==> flow/design.v <==
module apb_slave (
	input  wire sys_clk,
	input  wire sys_rst_n,
	input  wire tim_psel,
	input  wire tim_penable,
	input  wire tim_pwrite,
	output wire tim_pready,
	output wire wr_en,
	output wire rd_en
);
	reg  apb_access;
	wire apb_access_pre;
	assign wr_en          = tim_pready  & tim_pwrite;
	assign rd_en          = tim_pready  & ~tim_pwrite;
	assign tim_pready     = apb_access  & tim_penable;
	assign apb_access_pre = tim_penable & tim_psel;
	always @(posedge sys_clk, negedge sys_rst_n) begin
		if (!sys_rst_n) begin
			apb_access <= 1'b0;
		end else begin
			apb_access <= apb_access_pre;
		end
	end
endmodule
module counter (
	input  wire sys_clk,
	input  wire sys_rst_n,
	input  wire timer_en,
	input  wire div_en,
	input  wire [3:0]  div_val,
	input  wire [63:0] cnt_tdr,
	input  wire cnt_tdr_en,
	input  wire cnt_clr,
	input  wire timer_en_nedge,
	input  wire halt_en,
	output reg  [63:0] count,
	output reg  cnt_update
);
	reg  [63:0] cnt_pre;
	wire cnt_en;
	wire pulse;
	reg  [7:0]  sub_cnt;
	wire [7:0]  sub_cnt_pre;
	reg  [7:0]  sub_cnt_cmp;
	wire sub_cnt_clr;
	wire sub_cnt_en;
	assign cnt_en = ~halt_en && timer_en && (!div_en || (div_val==0) || pulse );
	always @(posedge sys_clk, negedge sys_rst_n) begin
		if (!sys_rst_n) begin
			cnt_update <= 1'b0;
		end else begin
			cnt_update <= cnt_en;
		end
	end
	always @(*) begin
		if( ((cnt_clr & cnt_en) | timer_en_nedge) & (~halt_en) ) begin
			cnt_pre = 64'h0;
		end else begin
			if (cnt_tdr_en) begin
				cnt_pre = cnt_tdr;
			end else begin
				if (cnt_en) begin
					cnt_pre = count + 1;
				end else begin
					cnt_pre = count;
				end
			end
		end
	end
	always @(posedge sys_clk, negedge sys_rst_n) begin
		if (!sys_rst_n) begin
			count <= 64'b0;
		end else begin
			count <= cnt_pre;
		end
	end
	always @(*) begin
		case (div_val)
			4'h0: sub_cnt_cmp = 8'd0;
			4'h2: sub_cnt_cmp = 8'd3;
			4'h3: sub_cnt_cmp = 8'd7;
			4'h4: sub_cnt_cmp = 8'd15;
			4'h5: sub_cnt_cmp = 8'd31;
			4'h6: sub_cnt_cmp = 8'd63;
			4'h7: sub_cnt_cmp = 8'd127;
			4'h8: sub_cnt_cmp = 8'd255;
			default: sub_cnt_cmp = 8'd1;
		endcase
	end
	assign pulse       = sub_cnt == sub_cnt_cmp;
	assign sub_cnt_pre = sub_cnt_clr ? 8'h0 : sub_cnt_en ? sub_cnt+1 : sub_cnt;
	assign sub_cnt_clr = ~halt_en & (~timer_en | ~div_en | pulse);
	assign sub_cnt_en  = ~halt_en & timer_en & div_en & (div_val!=0);
	always @(posedge sys_clk, negedge sys_rst_n) begin
		if (!sys_rst_n) begin
			sub_cnt <= 8'b0;
		end else begin
			sub_cnt <= sub_cnt_pre;
		end
	end
endmodule
module register (
	input  wire sys_clk,
	input  wire sys_rst_n,
	input  wire wr_en,
	input  wire rd_en,
	input  wire [11:0] tim_paddr,
	input  wire [31:0] tim_pwdata,
	input  wire [3:0]  tim_pstrb,
	output reg  [31:0] tim_prdata,
	output wire tim_pslverr,
	output wire tim_int,
	input  wire dbg_mode,
	input  wire cnt_update,
	input  wire [63:0] count,
	output wire timer_en,
	output wire div_en,
	output wire [3:0]  div_val,
	output wire [63:0] cnt_tdr,
	output wire cnt_tdr_en,
	output wire cnt_clr,
	output wire timer_en_nedge,
	output wire halt_en
);
	reg  [31:0] TCR_reg;
	reg  [31:0] TDR0_reg;
	reg  [31:0] TDR1_reg;
	reg  [31:0] TCMP0_reg;
	reg  [31:0] TCMP1_reg;
	reg  [31:0] TIER_reg;
	reg  [31:0] TISR_reg;
	reg  [31:0] THCSR_reg;
	wire [5:0]  TCR_pre;
	reg  [31:0] TDR0_pre;
	reg  [31:0] TDR1_pre;
	wire [31:0] TCMP0_pre;
	wire [31:0] TCMP1_pre;
	wire THCSR_pre;
	wire TIER_pre;
	wire TISR_pre;
	wire TCR_sel0;
	wire TCR_sel1;
	wire TDR0_sel;
	wire TDR1_sel;
	wire TCMP0_sel;
	wire TCMP1_sel;
	wire TIER_sel;
	wire TISR_clr;
	wire TISR_set;
	wire THCSR_sel;
	wire prohibit_err;
	wire div_en_err;
	wire div_val_err;
	reg  timer_en_next;
	function [31:0] strobe_merge;
		input [3:0]  pstrb;
		input [31:0] pwdata;
		input [31:0] data_reg;
		reg   [31:0] mask;
		begin
			mask = {{8{pstrb[3]}},
				{8{pstrb[2]}},
				{8{pstrb[1]}},
				{8{pstrb[0]}}};
			strobe_merge = (pwdata & mask) | (data_reg & (~mask));
		end
	endfunction
	assign timer_en    = TCR_reg[0];
	assign div_en      = TCR_reg[1];
	assign div_val     = TCR_reg[11:8];
	assign cnt_tdr     = {TDR1_pre,TDR0_pre};
	assign cnt_tdr_en  = TDR0_sel | TDR1_sel;
	assign cnt_clr     = TISR_set;
	assign halt_en     = dbg_mode & THCSR_reg[0];
	assign tim_int     = TIER_reg[0] & TISR_reg[0];
	assign div_en_err  = TCR_sel0 & TCR_reg[0] & (TCR_reg[1] !== tim_pwdata[1]);
	assign div_val_err = TCR_sel1 & TCR_reg[0] & (TCR_reg[11:8] !== tim_pwdata[11:8]);
	assign prohibit_err= TCR_sel1 & (tim_pwdata[11:8]>4'h8);
	assign tim_pslverr = div_en_err | div_val_err | prohibit_err;
	assign TCR_sel0     = wr_en & (tim_paddr === 12'h0) & tim_pstrb[0];
	assign TCR_sel1     = wr_en & (tim_paddr === 12'h0) & tim_pstrb[1];
	assign TCR_pre[1:0] = TCR_sel0 & ~tim_pslverr ? tim_pwdata[1:0]  : TCR_reg[1:0];
	assign TCR_pre[5:2] = TCR_sel1 & ~tim_pslverr ? tim_pwdata[11:8] : TCR_reg[11:8];
	assign timer_en_nedge = timer_en_next & (~timer_en);
	always @(posedge sys_clk, negedge sys_rst_n) begin
		if (!sys_rst_n) begin
			timer_en_next <= 1'b0;
		end else begin
			timer_en_next <= timer_en;
		end
	end
	assign TDR0_sel = wr_en & (tim_paddr === 12'h4);
	always @(*) begin
		if(TDR0_sel) begin
			TDR0_pre = strobe_merge(tim_pstrb,tim_pwdata,TDR0_reg);
		end else begin
			if (timer_en_nedge) begin
				TDR0_pre = 32'h0;
			end else begin
				if (cnt_update) begin
					TDR0_pre = count[31:0];
				end else begin
					TDR0_pre = TDR0_reg;
				end
			end
		end
	end
	assign TDR1_sel  = wr_en & (tim_paddr === 12'h8);
	always @(*) begin
		if(TDR1_sel) begin
			TDR1_pre = strobe_merge(tim_pstrb,tim_pwdata,TDR1_reg);
		end else begin
			if (timer_en_nedge) begin
				TDR1_pre = 32'h0;
			end else begin
				if (cnt_update) begin
					TDR1_pre = count[63:32];
				end else begin
					TDR1_pre = TDR1_reg;
				end
			end
		end
	end
	assign TCMP0_sel = wr_en & (tim_paddr === 12'hC);
	assign TCMP0_pre = TCMP0_sel ? strobe_merge(tim_pstrb,tim_pwdata,TCMP0_reg) : TCMP0_reg;
	assign TCMP1_sel = wr_en & (tim_paddr === 12'h10);
	assign TCMP1_pre = TCMP1_sel ? strobe_merge(tim_pstrb,tim_pwdata,TCMP1_reg) : TCMP1_reg;
	assign TIER_sel  = wr_en & tim_pstrb[0] & (tim_paddr === 12'h14);
	assign TIER_pre  = TIER_sel ? tim_pwdata[0] : TIER_reg[0];
	assign TISR_clr  = wr_en & tim_pstrb[0] & tim_pwdata[0] & (tim_paddr === 12'h18);
	assign TISR_set  = count === {TCMP1_reg,TCMP0_reg};
	assign TISR_pre  = TISR_clr ? 1'b0 : ( TISR_set ? 1'b1 : TISR_reg[0]);
	assign THCSR_sel    = wr_en & tim_pstrb[0] & (tim_paddr === 12'h1C);
	assign THCSR_pre    = THCSR_sel ? tim_pwdata[0] : THCSR_reg[0];
	always @(*) begin
		if (rd_en) begin
			case (tim_paddr)
				12'h00: tim_prdata = TCR_reg;
				12'h04: tim_prdata = TDR0_reg;
				12'h08: tim_prdata = TDR1_reg;
				12'h0C: tim_prdata = TCMP0_reg;
				12'h10: tim_prdata = TCMP1_reg;
				12'h14: tim_prdata = TIER_reg;
				12'h18: tim_prdata = TISR_reg;
				12'h1C: tim_prdata = THCSR_reg;
				default: tim_prdata = 32'h0;
			endcase
		end else begin
			tim_prdata = 32'h0;
		end
	end
	always @(posedge sys_clk, negedge sys_rst_n) begin
		if (!sys_rst_n) begin
			TCR_reg <= 32'h0000_0100;
		end else begin
			TCR_reg[1:0]  <= TCR_pre[1:0];
			TCR_reg[11:8] <= TCR_pre[5:2];
		end
	end
	always @(posedge sys_clk, negedge sys_rst_n) begin
		if (!sys_rst_n) begin
			TDR0_reg <= 32'h0;
		end else begin
			TDR0_reg <= TDR0_pre;
		end
	end
	always @(posedge sys_clk, negedge sys_rst_n) begin
		if (!sys_rst_n) begin
			TDR1_reg <= 32'h0;
		end else begin
			TDR1_reg <= TDR1_pre;
		end
	end
	always @(posedge sys_clk, negedge sys_rst_n) begin
		if (!sys_rst_n) begin
			TCMP0_reg <= 32'hFFFF_FFFF;
		end else begin
			TCMP0_reg <= TCMP0_pre;
		end
	end
	always @(posedge sys_clk, negedge sys_rst_n) begin
		if (!sys_rst_n) begin
			TCMP1_reg <= 32'hFFFF_FFFF;
		end else begin
			TCMP1_reg <= TCMP1_pre;
		end
	end
	always @(posedge sys_clk, negedge sys_rst_n) begin
		if (!sys_rst_n) begin
			TIER_reg <= 32'h0;
		end else begin
			TIER_reg[0] <= TIER_pre;
		end
	end
	always @(posedge sys_clk, negedge sys_rst_n) begin
		if (!sys_rst_n) begin
			TISR_reg <= 32'h0;
		end else begin
			TISR_reg[0] <= TISR_pre;
		end
	end
	always @(posedge sys_clk, negedge sys_rst_n) begin
		if (!sys_rst_n) begin
			THCSR_reg <= 32'h0;
		end else begin
			THCSR_reg[0] <= THCSR_pre;
			THCSR_reg[1] <= dbg_mode & THCSR_reg[0];
		end
	end
endmodule
module timer_top (
	input  wire sys_clk,
	input  wire sys_rst_n,
	input  wire tim_psel,
	input  wire tim_penable,
	input  wire tim_pwrite,
	input  wire [11:0] tim_paddr,
	input  wire [31:0] tim_pwdata,
	input  wire [3:0]  tim_pstrb,
	output wire [31:0] tim_prdata,
	output wire tim_pslverr,
	output wire tim_pready,
	output wire tim_int,
	input  wire dbg_mode
);
	wire wr_en;
	wire rd_en;
	wire timer_en;
	wire div_en;
	wire [3:0]  div_val;
	wire [63:0] cnt_tdr;
	wire cnt_tdr_en;
	wire cnt_clr;
	wire timer_en_nedge;
	wire [63:0] count;
	wire cnt_update;
	wire halt_en;
	apb_slave apb_slave_u(
		.sys_clk        (sys_clk        ),
		.sys_rst_n      (sys_rst_n      ),
		.tim_psel       (tim_psel       ),
		.tim_penable    (tim_penable    ),
		.tim_pwrite     (tim_pwrite     ),
		.tim_pready     (tim_pready     ),
		.wr_en          (wr_en          ),
		.rd_en          (rd_en          )
	);	
	register register_u (
		.sys_clk        (sys_clk        ),
		.sys_rst_n      (sys_rst_n      ),
		.wr_en          (wr_en          ),
		.rd_en          (rd_en          ),
		.tim_paddr      (tim_paddr      ),
		.tim_pwdata     (tim_pwdata     ),
		.tim_prdata     (tim_prdata     ),
		.tim_pstrb      (tim_pstrb      ),
		.tim_pslverr    (tim_pslverr    ),
		.tim_int        (tim_int        ),
		.dbg_mode       (dbg_mode       ),
		.timer_en       (timer_en       ),
		.div_en         (div_en         ),
		.div_val        (div_val        ),
		.cnt_tdr        (cnt_tdr        ),
		.cnt_tdr_en     (cnt_tdr_en     ),	
		.cnt_clr        (cnt_clr        ),
		.timer_en_nedge (timer_en_nedge ),
		.count          (count          ),
		.cnt_update     (cnt_update     ),
		.halt_en        (halt_en        )
	);
	counter counter_u (
		.sys_clk        (sys_clk        ),
		.sys_rst_n      (sys_rst_n      ),
		.timer_en       (timer_en       ),
		.div_en         (div_en         ),
		.div_val        (div_val        ),
		.cnt_tdr        (cnt_tdr        ),
		.cnt_tdr_en     (cnt_tdr_en     ),	
		.timer_en_nedge (timer_en_nedge ),
		.cnt_clr        (cnt_clr        ),
		.count          (count          ),
		.cnt_update     (cnt_update     ),
		.halt_en        (halt_en        )
	);
endmodule
### From RTL to reports: timer_top

What the tools print for timer_top, step after step.
Line numbers count from 1 in the design file above.
Library cell names are shortened.
A cell with -- has no value.

| set-up | value |
|---|---|
| design top | timer_top |
| clock input | sys_clk |
| cell library | sky130hd |
| corner | tt_025C_1v80 |

### Word level

Source: Yosys, flattened and elaborated, memories not mapped. Widths are those after wreduce. Registers that Yosys merges into a memory's read port (data or address) are not register bits. Print and check cells do not count. Equal cells are merged and count once.
Memory sizes are those after Yosys's memory passes, which may raise the word count (mostly to a power of two), join words into wider ones and drop unused or constant bits.

| word-level totals | value |
|---|---|
| flip-flop bits (word level) | 213 |
| bits in latches | 0 |
| RAM bits | 0 |
| bits in read-only memories | 128 |
| word width x clocked read ports | 0 |
| memory cells | 1 |
| input port bits | 54 |
| output and inout port bits | 35 |
| cells after elaboration | 117 |

Memory list:

| memory | words | bits a word | read ports | wr ports | RTL line | RTL |
|---|---|---|---|---|---|---|
| (no name shown) | 16 | 8 | 1 | 0 | 78 | `case (div_val)` |

| operators by class | value |
|---|---|
| $add $sub $neg | 2 |
| multiply operators | 0 |
| divide/modulo/power cells | 0 |
| order comparisons | 1 |
| equal/unequal tests | 19 |
| shift-type cells | 0 |
| muxes and demuxes | 15 |
| bitwise gates (word level) | 53 |
| reductions and logical operators | 11 |

Operator list:

| cell | count |
|---|---|
| 32-bit parallel mux with 8-bit select | 1 |
| 32-bit 2-to-1 mux | 7 |
| 64-bit 2-to-1 mux | 3 |
| 32-bit AND | 5 |
| 32-bit bitwise OR | 4 |
| 64-bit by 1-bit adder with 64-bit output with constant B | 1 |
| 64-bit === test | 1 |
| 12-bit by 5-bit equality test with 1-bit output with constant B | 4 |
| 12-bit by 5-bit === test with 1-bit output with constant B | 4 |
| 1-bit AND | 32 |
| 32-bit NOT | 1 |
| 12-bit by 4-bit equality test with 1-bit output with constant B | 2 |
| 12-bit by 4-bit === test with 1-bit output with constant B | 2 |
| 8-bit 2-to-1 mux | 2 |
| 12-bit by 1-bit === test with 1-bit output with constant B | 1 |
| 12-bit by 3-bit equality test with 1-bit output with constant B | 1 |
| 12-bit by 3-bit === test with 1-bit output with constant B | 1 |
| 12-bit zero test | 1 |
| 8-bit by 1-bit adder with 8-bit output with constant B | 1 |
| 8-bit equality test | 1 |
| 1-bit bitwise OR | 6 |
| 1-bit NOT | 5 |
| 2-bit nonzero test | 2 |
| 4-bit > comparator with constant B | 1 |
| 4-bit case inequality test | 1 |
| 4-bit zero test | 1 |
| 4-bit nonzero test | 1 |
| 3-bit nonzero test | 1 |

Other operator kinds: 5; their cells: 8.

### Longest topological paths

Yosys ltp: most cells in a row. Word level: on the elaborated netlist, between registers, memories and ports. Mapped: between sequential cells and ports; inverters and the memories' decode and read muxes count.

| depth | value |
|---|---|
| word-level depth | 10 |
| ABC_AREA | 0 |
| depth in mapped cells | 12 |
| gate-level depth less buffers | 8 |

### Netlist

Source: synth_stat.txt of the flow (Yosys; design flattened, memories mapped). It holds for the ABC_AREA given above (unset counts as 0); a run with the other value may have another netlist.
The area totals of this step are shown rounded.

Cells by type:

| type | count | total area (sq um) |
|---|---|---|
| dfrtp_1 | 148 | 3.7E+03 |
| dfstp_2 | 65 | 1.71E+03 |
| mux2_2 | 109 | 1.23E+03 |
| mux2i_1 | 70 | 700.672 |
| xor2_1 | 80 | 700.672 |
| a21oi_1 | 109 | 545.523 |
| xnor2_1 | 58 | 507.987 |
| a22oi_1 | 57 | 427.91 |
| mux2_1 | 27 | 304.042 |
| nor2_1 | 79 | 296.534 |
| clkbuf_1 | 73 | 274.013 |
| nand3_1 | 54 | 270.259 |
| a211oi_1 | 35 | 262.752 |
| nor4_2 | 19 | 237.728 |
| o21ai_0 | 45 | 225.216 |
| nand2_1 | 55 | 206.448 |
| nor3_2 | 17 | 170.163 |
| nor4_1 | 24 | 150.144 |

Not listed: further types 50, cells in them 186.

| mapped netlist | value |
|---|---|
| cells in the netlist | 1310 |
| mapped area | 13300 sq um |
| sequential part of the area | 5410 sq um |
| mapped flip-flops | 213 |
| buffers | 98 |

By module: a second synthesis without flattening, with its own total; a netlist apart from the flattened one above.

| unflattened totals | value |
|---|---|
| cell total of the unflattened synthesis | 1417 |
| area (unflattened synthesis) | 13300 sq um |

Each row is one instance without its submodules.

Modules:

| module | times used | cells | area (sq um) | seq. area (sq um) |
|---|---|---|---|---|
| register | 1 | 859 | 8630 | 3560 |
| counter | 1 | 553 | 4640 | 1830 |
| apb_slave | 1 | 5 | 55.1 | 25.0 |
| timer_top | 1 | 0 | 0.0 | 0.0 |

### Timing after synthesis

Source: OpenSTA report_checks on the synthesized netlist (no wires, ideal clock, input and output delay 20% of the period each), path of least setup slack; recovery checks are left aside. Register names are those of the netlist, which keeps one name where synthesis merged equal registers.

| timing path after synthesis | value |
|---|---|
| path kind | input-to-output |
| from | input port tim_paddr[7] |
| to | output port tim_prdata[25] |
| clock period | 6.5 ns |
| input delay | 1.300 ns |
| external output delay | 1.300 ns |
| time at the first pin | 1.300 ns |
| arrival | 3.113 ns |
| required time | 5.200 ns |
| setup slack | 2.087 ns |
| delay of the path | 1.813 ns |
| driving pins on the path | 6 |
| path buffers | 1 |
| period reached after synthesis | 4.413 ns |

"delay of the path" = arrival - input delay + setup time.
At an output port there is no setup time.
"driving pins on the path" counts driving pins, that of a launching flip-flop among them; a cell with two outputs on the path counts twice.
"period reached after synthesis" is the clock period less the worst setup slack; recovery checks do not enter. This is arithmetic on one report: input and output delays are still those of the set period (20% each).
Between the ends stands the longest chain of elaborated cells between them, by number of cells; it is not shown to be the way that was timed. Of several equally long chains one is given.
A line is the first line of the expression or statement that the cell stems from. Yosys adds cells for indexed reads and writes and turns some case tables into memories.

| on the way, after synthesis | value |
|---|---|
| path through | nor4_1 nand3_1 nor3_1 clkbuf_1 a22oi_1 a21oi_1 |
| cells in the longest elaborated chain | 3 |
| elaborated cells between the ends (all ways) | 10 |
| RTL lines with such cells | 2 |
| classes of those cells | eq/ne: 7; mux: 2; reduce/logical: 1 |

RTL lines, path after synthesis:

| item | RTL line | RTL |
|---|---|---|
| start: declaration | 317 | `input wire [11:0] tim_paddr,` |
| 12-bit by 5-bit equality test with 1-bit output | 237 | `case (tim_paddr)` |
| 32-bit parallel mux with 8-bit select | 237 |  |
| 32-bit 2-to-1 mux | 236 | `if (rd_en) begin` |
| end: declaration | 320 | `output wire [31:0] tim_prdata,` |

### Path in the finished layout

Path of least setup slack in the final report of flow run 1 (OpenROAD, finished layout, wires in). Where an end is a register, its clock arrival counts in the times.

| timing path after layout | value |
|---|---|
| path kind | input-to-output |
| from | input port tim_paddr[7] |
| to | output port tim_prdata[1] |
| clock period | 3.61 ns |
| input delay | 0.72 ns |
| external output delay | 0.72 ns |
| time at the first pin | 0.72 ns |
| arrival | 3.20 ns |
| required time | 2.89 ns |
| setup slack | -0.31 ns |
| driving pins on the path | 7 |
| path buffers | 3 |

Between the ends stands the longest chain of elaborated cells between them, by number of cells; it is not shown to be the way that was timed. Of several equally long chains one is given.

| on the way, after layout | value |
|---|---|
| path through | clkdlybuf4s50_1 nor4_4 nand3_1 or3b_2 buf_12 nor2_1 clkdlybuf4s50_1 |
| cells in the longest elaborated chain | 3 |
| elaborated cells between the ends (all ways) | 10 |
| RTL lines with such cells | 2 |
| classes of those cells | eq/ne: 7; mux: 2; reduce/logical: 1 |

RTL lines, path after layout:

| item | RTL line | RTL |
|---|---|---|
| start: declaration | 317 | `input wire [11:0] tim_paddr,` |
| 12-bit by 5-bit equality test with 1-bit output | 237 | `case (tim_paddr)` |
| 32-bit parallel mux with 8-bit select | 237 |  |
| 32-bit 2-to-1 mux | 236 | `if (rd_en) begin` |
| end: declaration | 320 | `output wire [31:0] tim_prdata,` |

Data sheet: physical implementation of timer_top

Design timer_top on sky130hd. What follows are 3 stored runs of the flow, each under its own settings; their order means nothing. The constraints put input and output delay at 20% of the set period each and load the outputs with 0.01 pF.
"period achieved" = clock period - worst setup slack. The figure is calculated, with input and output delays left at 20% of the set period.
"time on the worst setup path" is the time allowed to the run's worst setup path (the clock period less input and output delay, where it has them) less its slack. Clock arrival times count: a late capture clock shortens it, a late launch clock lengthens it.
"total power of the final layout" rests on the timing tool's default activity at the inputs, not on a simulated workload.
Values from the reports are rounded here.
Among the settings, - means not set for that run.

| run name | CELL_PAD_IN_SITES_DETAIL_PLACEMENT | CORE_ASPECT_RATIO | CORE_UTILIZATION | CTS_CLUSTER_DIAMETER | CTS_CLUSTER_SIZE | MIN_ROUTING_LAYER | PLACE_DENSITY | SETUP_SLACK_MARGIN | period_ns | CAP_MARGIN | CORE_MARGIN | SLEW_MARGIN | MAX_ROUTING_LAYER | worst slack on setup checks (ns) | final setup TNS (ns) | standard-cell area after layout (sq um) | utilization (%) | post-synthesis cell area (sq um) | period achieved (ns) | die footprint (sq um) | time on the worst setup path (ns) | critical path type | total power of the final layout (W) |
|---|---|---|---|---|---|---|---|---|---|---|---|---|---|---|---|---|---|---|---|---|---|---|---|
| flow run 1 | 1 | 1.95 | 40 | 392 | 45 | met2 | 0.6 | -0.27 | 3.61 | 20 | 2 | 20 | - | -0.312 | -2.47 | 15400 | 46.8 | 13300 | 3.922 | 34900 | 2.48 | input-to-output | 0.00401 |
| flow run 2 | 0 | 0.87 | 43 | 128 | 68 | - | 0.42 | - | 7.68 | 40 | 8 | 20 | met5 | 1.54 | 0.000 | 15000 | 49.0 | 13300 | 6.140 | 36900 | 3.07 | input-to-output | 0.00198 |
| flow run 3 | - | - | 40 | - | - | - | 0.6 | - | 6.5 | 20 | 2 | 20 | - | 0.853 | 0.000 | 15400 | 47.0 | 13300 | 5.647 | 34800 | 3.05 | input-to-output | 0.00288 |
